==> flow/design.v <==
	module clk_1M(clk0, rst_n, clk_1M, tick);
	input clk0, rst_n;
	output clk_1M;
	output tick;	 
	reg [7:0] cnt;
	reg clk_1M;
	assign tick = (cnt == 8'd19) && !clk_1M;
	always@(posedge clk0 or negedge rst_n)
	begin
		if(!rst_n)	
		begin
			cnt <= 0;
			clk_1M <= 0;
		end
		else
		begin
			if(cnt == 8'd19) 
			begin
				cnt <= 0;
				clk_1M <= ~clk_1M;
			end
			else	cnt <= cnt + 8'h1;
		end
	end
	endmodule
module Encoder(clk, en, clk_rd, chA, chB, rst_n, data);
  input       clk;
  input       en;
  input       rst_n;
  input       chA, chB;
  input       clk_rd;
  output[15:0] data;
  reg[15:0]    data;                                     
  reg[15:0]    databuf;
  reg[1:0]     state;                                     
  reg[1:0]	   state_r1, state_r2;
  wire         outputflag;                                
  reg          clk_rd_r1;
  reg		   	clk_rd_r0;
  wire [1:0]	state_pre, state_last;
  assign outputflag = (clk_rd_r0 & (~clk_rd_r1));
  assign state_pre = state & state_r1;
  assign state_last = state_r1 & state_r2;
  always@(posedge clk or negedge rst_n)
  begin
    if(!rst_n)
    begin
      state <= 0;
      databuf <= 0;
      data <= 0;
      clk_rd_r0 <= 0;
      clk_rd_r1 <= 0;
      state_r1 <= 0;
      state_r2 <= 0;
    end
    else if(en)
      begin
        state[0] <= chA;
        state[1] <= chB;
        clk_rd_r0 <= clk_rd;
        clk_rd_r1 <= clk_rd_r0;
        state_r1 <= state;
        state_r2 <= state_r1;
        if(outputflag)  
        begin
          data <= databuf;
          databuf <= 0;
        end
        else
        begin
			case({state_last, state_pre})
			4'b0010:  databuf <= databuf - 16'd1;
			4'b1011:  databuf <= databuf - 16'd1;
			4'b1101:  databuf <= databuf - 16'd1;
			4'b0100:  databuf <= databuf - 16'd1;
			4'b0001:  databuf <= databuf + 16'd1;
			4'b0111:  databuf <= databuf + 16'd1;
			4'b1110:  databuf <= databuf + 16'd1;
			4'b1000:  databuf <= databuf + 16'd1;
			default:  databuf <= databuf;
			endcase
		end
      end
  end
  endmodule
module IncEncoderGroup(clk_encoder, en, rst_n, RD, chA, chB,
								data_out0, data_out1, data_out2, data_out3, data_out4, data_out5, data_out6);
input clk_encoder, en, rst_n;
input RD;
input [6:0]chA;
input [6:0]chB;
output [15:0]data_out0;
output [15:0]data_out1;
output [15:0]data_out2;
output [15:0]data_out3;
output [15:0]data_out4;
output [15:0]data_out5;
output [15:0]data_out6;
	Encoder	encoder_0(
					.clk(clk_encoder), 
					.en(en), 
					.clk_rd(~RD), 
					.chA(chA[0]), 
					.chB(chB[0]), 
					.rst_n(rst_n), 
					.data(data_out0)
					);
	Encoder	encoder_1(
					.clk(clk_encoder), 
					.en(en), 
					.clk_rd(~RD), 
					.chA(chA[1]), 
					.chB(chB[1]), 
					.rst_n(rst_n), 
					.data(data_out1)
					);
	Encoder	encoder_2(
					.clk(clk_encoder), 
					.en(en), 
					.clk_rd(~RD), 
					.chA(chA[2]), 
					.chB(chB[2]), 
					.rst_n(rst_n), 
					.data(data_out2)
					);
	Encoder	encoder_3(
					.clk(clk_encoder), 
					.en(en), 
					.clk_rd(~RD), 
					.chA(chA[3]), 
					.chB(chB[3]), 
					.rst_n(rst_n), 
					.data(data_out3)
					);
	Encoder	encoder_4(
					.clk(clk_encoder), 
					.en(en), 
					.clk_rd(~RD), 
					.chA(chA[4]), 
					.chB(chB[4]), 
					.rst_n(rst_n), 
					.data(data_out4)
					);
	Encoder	encoder_5(
					.clk(clk_encoder), 
					.en(en), 
					.clk_rd(~RD), 
					.chA(chA[5]), 
					.chB(chB[5]), 
					.rst_n(rst_n), 
					.data(data_out5)
					);
	Encoder	encoder_6(
					.clk(clk_encoder), 
					.en(en), 
					.clk_rd(~RD), 
					.chA(chA[6]), 
					.chB(chB[6]), 
					.rst_n(rst_n), 
					.data(data_out6)
					);
	endmodule
module AbsEncoder(clk, 
						clk_rd, 
						rst_n, data_in, cs0_n, cs1_n, busy0, convst, enc_rst, 
						data_out0, data_out1, data_out2, data_out3, data_out4, data_out5, data_out6, data_out7, 
						data_out8, data_out9, data_outA, data_outB, data_outC, data_outD, data_outE, data_outF 
						);
	input clk, rst_n, busy0;
	input clk_rd;
	input[15:0] 	data_in;
	output 			convst, enc_rst, cs0_n, cs1_n;
	output[15:0]	data_out0;
	output[15:0]	data_out1;
	output[15:0]	data_out2;
	output[15:0]	data_out3;
	output[15:0]	data_out4;
	output[15:0]	data_out5;
	output[15:0]	data_out6;
	output[15:0]	data_out7;
	output[15:0]	data_out8;
	output[15:0]	data_out9;
	output[15:0]	data_outA;
	output[15:0]	data_outB;
	output[15:0]	data_outC;
	output[15:0]	data_outD;
	output[15:0]	data_outE;
	output[15:0]	data_outF;
	reg[15:0]		data_out0;	
	reg[15:0]		data_out1;
	reg[15:0]		data_out2;
	reg[15:0]		data_out3;
	reg[15:0]		data_out4;
	reg[15:0]		data_out5;
	reg[15:0]		data_out6;
	reg[15:0]		data_out7;
	reg[15:0]		data_out8;
	reg[15:0]		data_out9;
	reg[15:0]		data_outA;
	reg[15:0]		data_outB;
	reg[15:0]		data_outC;
	reg[15:0]		data_outD;
	reg[15:0]		data_outE;
	reg[15:0]		data_outF;
	reg				convst, enc_rst, cs0_n, cs1_n;
	reg[2:0]		enc_rst_cnt;
	reg[7:0]		data_cnt;
	reg[3:0]		convst_cnt;
	wire        outputflag;                                
	reg         clk_rd_r1;
	reg		   clk_rd_r0;
	assign outputflag = (clk_rd_r0 & (~clk_rd_r1));
	always@ (posedge clk or negedge rst_n)
	begin
		if(!rst_n)
		begin
			enc_rst <= 1'b1;
			enc_rst_cnt <= 0;
		end
		else
		begin
			if(enc_rst_cnt == 3'b111)
				enc_rst <= 0;
			else
				enc_rst_cnt <= enc_rst_cnt + 3'b001;
		end
	end
	reg busy0_r;
	reg rd_start;
	wire busy0_neg;
	assign busy0_neg = (busy0_r & (~busy0));	 
	always@ (posedge clk or negedge rst_n)
	begin
		if(!rst_n)
		begin
			busy0_r <= 1'b0;
			clk_rd_r0 <= 1'b0;
			clk_rd_r1 <= 1'b0;
		end
		else
		begin
			busy0_r <= busy0;
         clk_rd_r0 <= clk_rd;
         clk_rd_r1 <= clk_rd_r0;
		end
	end
	always@ (posedge clk or negedge rst_n)
	begin
		if(!rst_n)
		begin
			data_cnt <= 0;
		end
		else
		begin
			if(rd_start)
				data_cnt <= data_cnt + 8'h1;
			else
				data_cnt <= 8'd0;
		end
	end
	always@ (posedge clk or negedge rst_n)
	begin
		if(!rst_n)
		begin
			convst_cnt <= 0;
		end
		else
		begin
			if(!convst)
				convst_cnt <= convst_cnt + 4'h1;
			else
				convst_cnt <= 4'd0;
		end
	end	
	always@ (posedge clk or negedge rst_n)
	begin
		if(!rst_n)
		begin
			data_out0 <= 0;
			data_out1 <= 0;
			data_out2 <= 0;
			data_out3 <= 0;
			data_out4 <= 0;
			data_out5 <= 0;
			data_out6 <= 0;
			data_out7 <= 0;
			data_out8 <= 0;
			data_out9 <= 0;
			data_outA <= 0;
			data_outB <= 0;
			data_outC <= 0;
			data_outD <= 0;
			data_outE <= 0;
			data_outF <= 0;
			convst <= 1'b1;			
			cs0_n <= 1'b1;
			cs1_n <= 1'b1;
			rd_start <= 1'b0;
		end
		else
		begin
			if(outputflag && (!enc_rst))
			begin
				convst <= 1'b0;		 
			end
			if(convst_cnt == 4'd4)
				convst <= 1'b1;		 
			if(busy0_neg)				 
			begin
				rd_start <= 1'b1;
			end
			if(rd_start)
			begin
				case(data_cnt)
					8'd0:	
					begin
						cs0_n <= 0;
						cs1_n <= 1;
					end
					8'd1:
					begin
						cs0_n <= 1;
						cs1_n <= 1;
						data_out0 <= data_in;
					end
					8'd2:	
					begin
						cs0_n <= 0;
						cs1_n <= 1;
					end
					8'd3:
					begin
						cs0_n <= 1;
						cs1_n <= 1;
						data_out1 <= data_in;
					end
					8'd4:	
					begin
						cs0_n <= 0;
						cs1_n <= 1;
					end
					8'd5:
					begin
						cs0_n <= 1;
						cs1_n <= 1;
						data_out2 <= data_in;
					end
					8'd6:	
					begin
						cs0_n <= 0;
						cs1_n <= 1;
					end
					8'd7:
					begin
						cs0_n <= 1;
						cs1_n <= 1;
						data_out3 <= data_in;
					end
					8'd8:	
					begin
						cs0_n <= 0;
						cs1_n <= 1;
					end
					8'd9:
					begin
						cs0_n <= 1;
						cs1_n <= 1;
						data_out4 <= data_in;
					end
					8'd10:	
					begin
						cs0_n <= 0;
						cs1_n <= 1;
					end
					8'd11:
					begin
						cs0_n <= 1;
						cs1_n <= 1;
						data_out5 <= data_in;
					end
					8'd12:
					begin
						cs0_n <= 0;
						cs1_n <= 1;
					end
					8'd13:
					begin
						cs0_n <= 1;
						cs1_n <= 1;
						data_out6 <= data_in;
					end
					8'd14:	
					begin
						cs0_n <= 0;
						cs1_n <= 1;
					end
					8'd15:
					begin
						cs0_n <= 1;
						cs1_n <= 1;
						data_out7 <= data_in;
					end
					8'd16:
					begin
						cs0_n <= 1;
						cs1_n <= 0;				
					end
					8'd17:
					begin
						cs0_n <= 1;
						cs1_n <= 1;
						data_out8 <= data_in;
					end
					8'd18:
					begin
						cs0_n <= 1;
						cs1_n <= 0;
					end
					8'd19:
					begin
						cs0_n <= 1;
						cs1_n <= 1;
						data_out9 <= data_in;
					end
					8'd20:	
					begin
						cs0_n <= 1;
						cs1_n <= 0;
					end
					8'd21:
					begin
						cs0_n <= 1;
						cs1_n <= 1;
						data_outA <= data_in;
					end
					8'd22:
					begin
						cs0_n <= 1;
						cs1_n <= 0;
					end
					8'd23:
					begin
						cs0_n <= 1;
						cs1_n <= 1;
						data_outB <= data_in;
					end
					8'd24:
					begin
						cs0_n <= 1;
						cs1_n <= 0;
					end
					8'd25:
					begin
						cs0_n <= 1;
						cs1_n <= 1;
						data_outC <= data_in;
					end
					8'd26:
					begin
						cs0_n <= 1;
						cs1_n <= 0;					
					end
					8'd27:
					begin
						cs0_n <= 1;
						cs1_n <= 1;
						data_outD <= data_in;
					end
					8'd28:
					begin
						cs0_n <= 1;
						cs1_n <= 0;	
					end
					8'd29:
					begin
						cs0_n <= 1;
						cs1_n <= 1;	
						data_outE <= data_in;
					end
					8'd30:
					begin
						cs0_n <= 1;
						cs1_n <= 0;
					end
					8'd31:
					begin
						cs0_n <= 1;
						cs1_n <= 1;	
						data_outF <= data_in;
						rd_start <= 0;
					end
					default:
					begin
						cs0_n <= 1;
						cs1_n <= 1;
					end
				endcase
			end
		end
	end
endmodule
module ParaBus(clk, rst_n, DSP_Add, DSP_Data_in, DSP_Data_out, DSP_Data_oe, WR, RD, CS0, LED,
					IncEncoder1, IncEncoder2, IncEncoder3, IncEncoder4,
					IncEncoder5, IncEncoder6, IncEncoder7, IncEncoderRd,
					AbsEncoder0, AbsEncoder1, AbsEncoder2, AbsEncoder3,
					AbsEncoder4, AbsEncoder5, AbsEncoder6, AbsEncoder7,
					AbsEncoder8, AbsEncoder9, AbsEncoderA, AbsEncoderB,
					AbsEncoderC, AbsEncoderD, AbsEncoderE, AbsEncoderF); 
input clk, rst_n;
input [7:0] DSP_Add;			 
input WR,RD,CS0;				 
input [15:0] IncEncoder1;
input [15:0] IncEncoder2;
input [15:0] IncEncoder3;
input [15:0] IncEncoder4;
input [15:0] IncEncoder5;
input [15:0] IncEncoder6;
input [15:0] IncEncoder7;
input [15:0] AbsEncoder0;
input [15:0] AbsEncoder1;
input [15:0] AbsEncoder2;
input [15:0] AbsEncoder3;
input [15:0] AbsEncoder4;
input [15:0] AbsEncoder5;
input [15:0] AbsEncoder6;
input [15:0] AbsEncoder7;
input [15:0] AbsEncoder8;
input [15:0] AbsEncoder9;
input [15:0] AbsEncoderA;
input [15:0] AbsEncoderB;
input [15:0] AbsEncoderC;
input [15:0] AbsEncoderD;
input [15:0] AbsEncoderE;
input [15:0] AbsEncoderF;
output [3:0] LED;				 
output IncEncoderRd;
input [15:0] DSP_Data_in;
output [15:0] DSP_Data_out;
output DSP_Data_oe;		 
reg [15:0] DSP_Data_reg;
reg [15:0] Control_reg;
reg [3:0] LED_reg; 
reg WR_r, RD_r, oe_reg;
wire wr_rise = WR & ~WR_r;
wire rd_fall = ~RD & RD_r;
always @ (posedge clk or negedge rst_n) 
begin 
	if(!rst_n)
	begin
		Control_reg <= 16'h0000;
		LED_reg <= 4'h0;
	end
	else if(wr_rise && CS0==1'b0)	 
	begin 
		case(DSP_Add)
			6'h00:	
			begin
				Control_reg <= DSP_Data_in;
			end
			6'h01: 		 
			begin 
				LED_reg <= DSP_Data_in[3:0]; 
			end
		endcase 
	end 
end 
always @ (posedge clk or negedge rst_n)
begin 
if(!rst_n)
    DSP_Data_reg <= 16'h0000;
else if(rd_fall && CS0 == 1'b0)	 
    begin
		case(DSP_Add)
			6'h00:
			begin
				DSP_Data_reg <= Control_reg;
			end
        	6'h10:	
			begin 
				DSP_Data_reg <= IncEncoder1;	
			end
        	6'h11:	
			begin 
				DSP_Data_reg <= IncEncoder2;	
			end
        	6'h12:	
			begin 
				DSP_Data_reg <= IncEncoder3;	
			end
        	6'h13:	
			begin 
				DSP_Data_reg <= IncEncoder4;	
			end
        	6'h14:	
			begin 
				DSP_Data_reg <= IncEncoder5;	
			end
        	6'h15:	
			begin 
				DSP_Data_reg <= IncEncoder6;	
			end
        	6'h16:	
			begin 
				DSP_Data_reg <= IncEncoder7;	
			end
        	6'h20:	
			begin 
				DSP_Data_reg <= AbsEncoder0;	
			end
        	6'h21:	
			begin 
				DSP_Data_reg <= AbsEncoder1;	
			end
        	6'h22:	
			begin 
				DSP_Data_reg <= AbsEncoder2;	
			end
        	6'h23:	
			begin 
				DSP_Data_reg <= AbsEncoder3;	
			end
        	6'h24:	
			begin 
				DSP_Data_reg <= AbsEncoder4;	
			end
        	6'h25:	
			begin 
				DSP_Data_reg <= AbsEncoder5;	
			end
        	6'h26:	
			begin 
				DSP_Data_reg <= AbsEncoder6;	
			end			
       	6'h27:	
			begin 
				DSP_Data_reg <= AbsEncoder7;	
			end
        	6'h28:	
			begin 
				DSP_Data_reg <= AbsEncoder8;	
			end
        	6'h29:	
			begin 
				DSP_Data_reg <= AbsEncoder9;	
			end
        	6'h2A:	
			begin 
				DSP_Data_reg <= AbsEncoderA;	
			end
        	6'h2B:	
			begin 
				DSP_Data_reg <= AbsEncoderB;	
			end
        	6'h2C:	
			begin 
				DSP_Data_reg <= AbsEncoderC;	
			end
        	6'h2D:	
			begin 
				DSP_Data_reg <= AbsEncoderD;	
			end
        	6'h2E:	
			begin 
				DSP_Data_reg <= AbsEncoderE;	
			end			
       	6'h2F:	
			begin 
				DSP_Data_reg <= AbsEncoderF;	
			end	
			endcase 
	end 
end
assign IncEncoderRd = Control_reg[0];
assign LED = LED_reg;
always @ (posedge clk or negedge rst_n)
begin
	if(!rst_n)
	begin
		WR_r <= 1'b1;
		RD_r <= 1'b1;
		oe_reg <= 1'b0;
	end
	else
	begin
		WR_r <= WR;
		RD_r <= RD;
		oe_reg <= (CS0 == 1'b0 && RD == 1'b0);
	end
end
assign DSP_Data_out = DSP_Data_reg;
assign DSP_Data_oe = oe_reg;
endmodule 
module sample_dsp(
	input         clk_20M,
	input         rst_n,
	input         WR,
	input         RD,
	input         CS0,
	input  [7:0]  DSP_Add,
	input  [15:0] DSP_Data_in,
	output [15:0] DSP_Data_out,
	output        DSP_Data_oe,
	input  [6:0]  chAn,
	input  [6:0]  chBn,
	input  [15:0] data_in,
	input         busy0,
	output [3:0]  LED,
	output        cs0_n,
	output        cs1_n,
	output        convst,
	output        enc_rst
);
	wire        clk_1M, tick_1M;
	wire        IncEncoderRd;
	wire [15:0] inc0, inc1, inc2, inc3, inc4, inc5, inc6;
	wire [15:0] abs0, abs1, abs2, abs3, abs4, abs5, abs6, abs7;
	wire [15:0] abs8, abs9, absA, absB, absC, absD, absE, absF;
	clk_1M inst45(.clk0(clk_20M), .rst_n(rst_n), .clk_1M(clk_1M), .tick(tick_1M));
	IncEncoderGroup inst(
		.clk_encoder(clk_20M), .en(tick_1M), .rst_n(rst_n), .RD(IncEncoderRd),
		.chA(~chAn), .chB(~chBn),
		.data_out0(inc0), .data_out1(inc1), .data_out2(inc2), .data_out3(inc3),
		.data_out4(inc4), .data_out5(inc5), .data_out6(inc6));
	AbsEncoder inst1(
		.clk(clk_20M), .clk_rd(IncEncoderRd), .rst_n(rst_n),
		.data_in(data_in), .cs0_n(cs0_n), .cs1_n(cs1_n), .busy0(busy0),
		.convst(convst), .enc_rst(enc_rst),
		.data_out0(abs0), .data_out1(abs1), .data_out2(abs2), .data_out3(abs3),
		.data_out4(abs4), .data_out5(abs5), .data_out6(abs6), .data_out7(abs7),
		.data_out8(abs8), .data_out9(abs9), .data_outA(absA), .data_outB(absB),
		.data_outC(absC), .data_outD(absD), .data_outE(absE), .data_outF(absF));
	ParaBus ParaBusInst(
		.clk(clk_20M), .rst_n(rst_n),
		.DSP_Add(DSP_Add), .DSP_Data_in(DSP_Data_in), .DSP_Data_out(DSP_Data_out),
		.DSP_Data_oe(DSP_Data_oe), .WR(WR), .RD(RD), .CS0(CS0), .LED(LED),
		.IncEncoder1(inc0), .IncEncoder2(inc1), .IncEncoder3(inc2), .IncEncoder4(inc3),
		.IncEncoder5(inc4), .IncEncoder6(inc5), .IncEncoder7(inc6), .IncEncoderRd(IncEncoderRd),
		.AbsEncoder0(abs0), .AbsEncoder1(abs1), .AbsEncoder2(abs2), .AbsEncoder3(abs3),
		.AbsEncoder4(abs4), .AbsEncoder5(abs5), .AbsEncoder6(abs6), .AbsEncoder7(abs7),
		.AbsEncoder8(abs8), .AbsEncoder9(abs9), .AbsEncoderA(absA), .AbsEncoderB(absB),
		.AbsEncoderC(absC), .AbsEncoderD(absD), .AbsEncoderE(absE), .AbsEncoderF(absF));
endmodule
## Step by step through the tools: sample_dsp

The steps from the RTL of sample_dsp to its reports follow in flow order.
Line numbers count from 1 in the design file above.
Not given: -

| set-up | value |
|---|---|
| design top | sample_dsp |
| clock input | clk_20M |
| standard-cell library | sky130hd |
| library corner | tt_025C_1v80 |

## Word-level counts

Yosys after proc, flatten, opt, wreduce and memory -nomap, before mapping. Memory bits, and registers merged into a memory's read port (data or address), are not among the register bits. Print and check cells are not counted. Equal cells are merged and count once.

| bit counts | value |
|---|---|
| input port bits | 60 |
| output and inout port bits | 25 |
| word-level cells | 326 |
| register bits | 595 |

| cells by class | value |
|---|---|
| eq/ne operators | 114 |
| multiplexer cells | 25 |
| reductions and logical operators | 61 |
| add/sub/neg operators | 18 |
| bitwise gates (word level) | 29 |

Operator list:

| kind | number |
|---|---|
| 16-bit parallel mux with 24-bit select | 1 |
| 16-bit parallel mux with 2-bit select | 7 |
| 8-bit by 5-bit equality test with 1-bit output (second input constant) | 24 |
| 8-bit by 6-bit equality test with 1-bit output (second input constant) | 16 |
| 16-bit by 1-bit adder with 16-bit output (second input constant) | 7 |
| 16-bit by 1-bit subtractor with 16-bit output (second input constant) | 7 |
| 4-bit equality test (second input constant) | 28 |
| 16-bit 2-to-1 mux | 7 |
| 8-bit by 4-bit equality test with 1-bit output (second input constant) | 8 |
| 4-bit by 3-bit equality test with 1-bit output (second input constant) | 15 |
| 4-bit OR reduction | 14 |
| 2-bit AND reduction | 27 |
| 8-bit by 3-bit equality test with 1-bit output (second input constant) | 4 |
| 2-bit AND | 14 |
| 4-bit by 1-bit equality test with 1-bit output (second input constant) | 7 |
| 4-bit by 2-bit equality test with 1-bit output (second input constant) | 7 |
| 24-bit nonzero test | 1 |
| 3-bit nonzero test | 7 |
| 8-bit by 1-bit adder with 8-bit output (second input constant) | 2 |
| 8-bit by 1-bit equality test with 1-bit output (second input constant) | 2 |
| 8-bit by 2-bit equality test with 1-bit output (second input constant) | 2 |
| 8-bit logical NOT | 2 |
| 8-bit OR reduction | 2 |
| 8-bit 2-to-1 mux | 2 |
| 7-bit inverter | 2 |
| 1-bit inverter | 8 |
| 1-bit 2-to-1 mux | 7 |
| 1-bit AND | 5 |

Not listed: further kinds 7, cells in them 12.

## Longest topological paths

Yosys ltp: most cells in a row. Word level: on the elaborated netlist, between registers, memories and ports. Mapped: between sequential cells and ports; inverters and the memories' decode and read muxes count.

| depth | value |
|---|---|
| depth in word-level cells | 5 |
| ABC_AREA | 0 |
| depth in mapped cells | 18 |
| depth with buffers taken out | 17 |

## Synthesis result

Source: synth_stat.txt of the flow (Yosys; design flattened, memories mapped). It holds for the ABC_AREA given above (unset counts as 0); a run with the other value may have another netlist.

Cell types:

| cell | number | area in all (um^2) |
|---|---|---|
| sky130_fd_sc_hd__dfrtp_1 | 589 | 1.47E+04 |
| sky130_fd_sc_hd__mux2_2 | 401 | 4.52E+03 |
| sky130_fd_sc_hd__ha_1 | 107 | 1.34E+03 |
| sky130_fd_sc_hd__nand2_1 | 298 | 1.12E+03 |
| sky130_fd_sc_hd__o21ai_0 | 139 | 695.667 |
| sky130_fd_sc_hd__xnor2_1 | 64 | 560.538 |
| sky130_fd_sc_hd__a21oi_1 | 95 | 475.456 |
| sky130_fd_sc_hd__xor2_1 | 48 | 420.403 |
| sky130_fd_sc_hd__clkbuf_1 | 108 | 405.389 |
| sky130_fd_sc_hd__mux2i_1 | 40 | 400.384 |
| sky130_fd_sc_hd__a22oi_1 | 53 | 397.882 |
| sky130_fd_sc_hd__a22o_1 | 45 | 394.128 |
| sky130_fd_sc_hd__nor2_1 | 98 | 367.853 |
| sky130_fd_sc_hd__a21o_1 | 41 | 307.795 |
| sky130_fd_sc_hd__nand3_1 | 55 | 275.264 |
| sky130_fd_sc_hd__o31ai_1 | 34 | 255.245 |
| sky130_fd_sc_hd__a221oi_1 | 23 | 201.443 |
| sky130_fd_sc_hd__o21a_1 | 26 | 195.187 |

Not listed: further types 58, cells in them 462.

| synthesis totals | value |
|---|---|
| synthesis area | 0.030453 mm^2 |
| sequential part of the area | 0.0148968 mm^2 |
| buffer cells | 158 |
| flip-flop cells | 595 |
| cell count | 2726 |

By module: a second synthesis without flattening, with its own total; a netlist apart from the flattened one above.

| second synthesis, totals | value |
|---|---|
| cell total of the unflattened synthesis | 2890 |
| area (unflattened synthesis) | 0.0330967 mm^2 |

Each row is one instance without its submodules.

By module:

| module | sequential area (mm^2) | instances | cells | area (mm^2) |
|---|---|---|---|---|
| Encoder | 0.001001 | 7 | 223 | 0.002341 |
| AbsEncoder | 0.0069867 | 1 | 661 | 0.0110081 |
| ParaBus | 0.0009784 | 1 | 619 | 0.0052425 |
| clk_1M | 0.0002252 | 1 | 34 | 0.0004029 |
| sample_dsp | 0 | 1 | 14 | 0.0000526 |
| IncEncoderGroup | 0 | 1 | 1 | 0.0000038 |

## Timing after synthesis

OpenSTA on the mapped netlist: ideal clock, no wires. The path of least setup slack (recovery checks aside). Input and output delay are each 20% of the period. Register names are those of the netlist, which keeps one name where synthesis merged equal registers.

| timing path after synthesis | value |
|---|---|
| path type | register to register |
| from | register inst.encoder_1.state[1] |
| to | register inst.encoder_1.databuf[15] |
| required time | 4.882 ns |
| launch time at the first pin | 0.000 ns |
| setup slack | 1.189 ns |
| period | 5.0 ns |
| path buffers | 1 |
| arrival | 3.693 ns |
| delay of the path | 3.811 ns |
| library setup time | 0.118 ns |
| driving pins on the path | 18 |
| synthesis period reached | 3.811 ns |

"delay of the path" is the arrival time less input delay plus setup time.
"driving pins on the path" counts driving pins, that of a launching flip-flop among them; a cell with two outputs on the path counts twice.
"synthesis period reached" is the clock period less the worst setup slack; recovery checks do not enter. This is arithmetic on one report: input and output delays are still those of the set period (20% each).
Between the ends stands the longest chain of elaborated cells between them, by number of cells; it is not shown to be the way that was timed. Of several equally long chains one is given.
A line is the first line of the expression or statement that the cell stems from. Yosys adds cells for indexed reads and writes and turns some case tables into memories.
A register here has more assigning lines than the two given.

| on the way, after synthesis | value |
|---|---|
| path through | sky130_fd_sc_hd__dfrtp_1 > sky130_fd_sc_hd__clkbuf_1 > sky130_fd_sc_hd__nand3_1 > sky130_fd_sc_hd__o21a_1 > sky130_fd_sc_hd__o22ai_1 > sky130_fd_sc_hd__nand2_1 > sky130_fd_sc_hd__o21ai_0 > sky130_fd_sc_hd__a21oi_1 > sky130_fd_sc_hd__ha_1 > sky130_fd_sc_hd__a21oi_1 > sky130_fd_sc_hd__o211ai_1 > sky130_fd_sc_hd__a2111oi_0 > sky130_fd_sc_hd__o31ai_1 > sky130_fd_sc_hd__a21o_1 > sky130_fd_sc_hd__a21boi_1 > sky130_fd_sc_hd__nand4b_1 > sky130_fd_sc_hd__a41o_1 > sky130_fd_sc_hd__a21o_1 |
| length of the longest elaborated chain | 5 |
| elaborated cells on any way between the ends | 15 |
| source lines of those cells | 3 |
| classes of those cells | 8 x eq/ne; 2 x mux; 1 x logic; 4 x reduce/logical |

Ends and longest elaborated chain, after synthesis:

| item | line | source |
|---|---|---|
| start: declaration | 35 | `reg[1:0]     state;` |
| start: assignment | 48 | `state <= 0;` |
| start: assignment | 59 | `state[1] <= chB;` |
| 2-bit AND | 42 | `assign state_pre = state & state_r1;` |
| 4-bit equality test | 71 | `case({state_last, state_pre})` |
| 4-bit OR reduction | - |  |
| 16-bit parallel mux with 2-bit select | 71 |  |
| 16-bit 2-to-1 mux | 64 | `if(outputflag)` |
| end: assignment | 72 | `4'b0010: databuf <= databuf - 16'd1;` |
| end: assignment | 73 | `4'b1011: databuf <= databuf - 16'd1;` |
| end: declaration | 34 | `reg[15:0]    databuf;` |

## Worst path after layout

Path of least setup slack in the final report of job 1 (OpenROAD, finished layout, wires in). Where an end is a register, its clock arrival counts in the times.

| timing path post-layout | value |
|---|---|
| path type | input to register |
| from | input DSP_Add[3] |
| to | register ParaBusInst.DSP_Data_reg[6] |
| library setup time | 0.14 ns |
| launch time at the first pin | 1.58 ns |
| path buffers | 5 |
| arrival | 5.85 ns |
| required time | 8.37 ns |
| driving pins on the path | 10 |
| external input delay | 1.58 ns |
| setup slack | 2.52 ns |
| period | 7.88 ns |

Between the ends stands the longest chain of elaborated cells between them, by number of cells; it is not shown to be the way that was timed. Of several equally long chains one is given.
A register here has more assigning lines than the two given.

| on the way, post-layout | value |
|---|---|
| path through | sky130_fd_sc_hd__clkdlybuf4s50_1 > sky130_fd_sc_hd__buf_2 > sky130_fd_sc_hd__clkbuf_1 > sky130_fd_sc_hd__buf_2 > sky130_fd_sc_hd__clkbuf_1 > sky130_fd_sc_hd__nor2_1 > sky130_fd_sc_hd__a21oi_1 > sky130_fd_sc_hd__o221ai_1 > sky130_fd_sc_hd__nor4_1 > sky130_fd_sc_hd__o21ai_0 |
| length of the longest elaborated chain | 3 |
| elaborated cells on any way between the ends | 27 |
| classes of those cells | 23 x eq/ne; 1 x mux; 3 x reduce/logical |

Ends and longest elaborated chain, post-layout:

| item | line | source |
|---|---|---|
| start: declaration | 699 | `input [7:0] DSP_Add,` |
| 8-bit logical NOT | 573 | `case(DSP_Add)` |
| 24-bit nonzero test | - |  |
| 2-bit AND reduction | - |  |
| end: assignment | 576 | `DSP_Data_reg <= Control_reg;` |
| end: assignment | 580 | `DSP_Data_reg <= IncEncoder1;` |
| end: declaration | 540 | `reg [15:0] DSP_Data_reg;` |

Subject: flow runs of sample_dsp

Hi,

sample_dsp through Yosys and OpenROAD on sky130hd: 6 stored runs, unordered, with their settings and measured results. The constraints put input and output delay at 20% of the set period each and load the outputs with 0.01 pF.
"period reached": clock period set for the run, less the worst setup slack. It is reckoned from that one timing run; input and output delays stay at 20% of the period that was set.
"time used up by the worst setup path" means the part of the period allowed to the worst setup path (the constraints hold back 20% at inputs and 20% at outputs) less its slack; where the path has registers, the arrival times of their clocks count too.
Settings: - = not set for that run.
Results: - = not shown.

| run | CELL_PAD_IN_SITES_GLOBAL_PLACEMENT | CORE_UTILIZATION | GPL_ROUTABILITY_DRIVEN | GPL_TIMING_DRIVEN | PLACE_DENSITY_LB_ADDON | SETUP_SLACK_MARGIN | TNS_END_PERCENT | period_ns | CAP_MARGIN | CORE_MARGIN | SLEW_MARGIN | ABC_AREA | CELL_PAD_IN_SITES_DETAIL_PLACEMENT | CORE_ASPECT_RATIO | CTS_CLUSTER_SIZE | HOLD_SLACK_MARGIN | MAX_ROUTING_LAYER | MIN_ROUTING_LAYER | CTS_CLUSTER_DIAMETER | period reached (ns) | total die area (mm^2) | standard-cell area after layout (mm^2) | final utilization | time used up by the worst setup path (ns) | critical path type | total negative slack (ns) | setup slack of the critical path (ns) | mapped cell area after synthesis (mm^2) |
|---|---|---|---|---|---|---|---|---|---|---|---|---|---|---|---|---|---|---|---|---|---|---|---|---|---|---|---|---|
| job 1 | 3 | 36 | 0 | 0 | 0.11 | -0.39 | 70 | 7.88 | 20 | 2 | 20 | - | - | - | - | - | - | - | - | 5.358 | 0.0869336 | 0.0353764 | 0.423 | 3.78 | input to register | 0.000 | 2.522 | 0.030453 |
| job 2 | 1 | 50 | 1 | 0 | 0.11 | - | 70 | 7.88 | 10 | 5 | 25 | 1 | 2 | 1.82 | 36 | 0.26 | met4 | - | - | - | - | - | - | - | - | - | - | - |
| job 3 | - | 40 | - | - | - | - | - | 7.4 | 20 | 2 | 20 | - | - | - | - | - | - | - | - | 4.708 | 0.0783552 | 0.0345269 | 0.456 | 4.71 | register to register | 0.000 | 2.692 | 0.030453 |
| job 4 | 2 | 40 | 0 | - | - | - | 5 | 7.79 | 30 | 6 | 20 | - | 1 | - | 80 | - | - | met1 | - | 4.903 | 0.0828979 | 0.0348347 | 0.466 | 4.90 | register to register | 0.000 | 2.887 | 0.030453 |
| job 5 | - | 50 | - | - | 0.28 | 0.81 | - | 2.89 | 20 | 2 | 20 | - | - | - | - | - | - | - | 389 | 3.390 | 0.0628956 | 0.0422893 | 0.702 | 3.39 | register to register | -11.007 | -0.500 | 0.030453 |
| job 6 | - | 21 | 0 | 0 | - | 0.12 | - | 5.87 | 20 | 2 | 20 | - | 2 | - | - | - | - | - | - | 5.355 | 0.148075 | 0.0362535 | 0.252 | 5.36 | register to register | 0.000 | 0.515 | 0.030453 |

Job 2: did not finish, placement stopped with DPL-0033

Regards
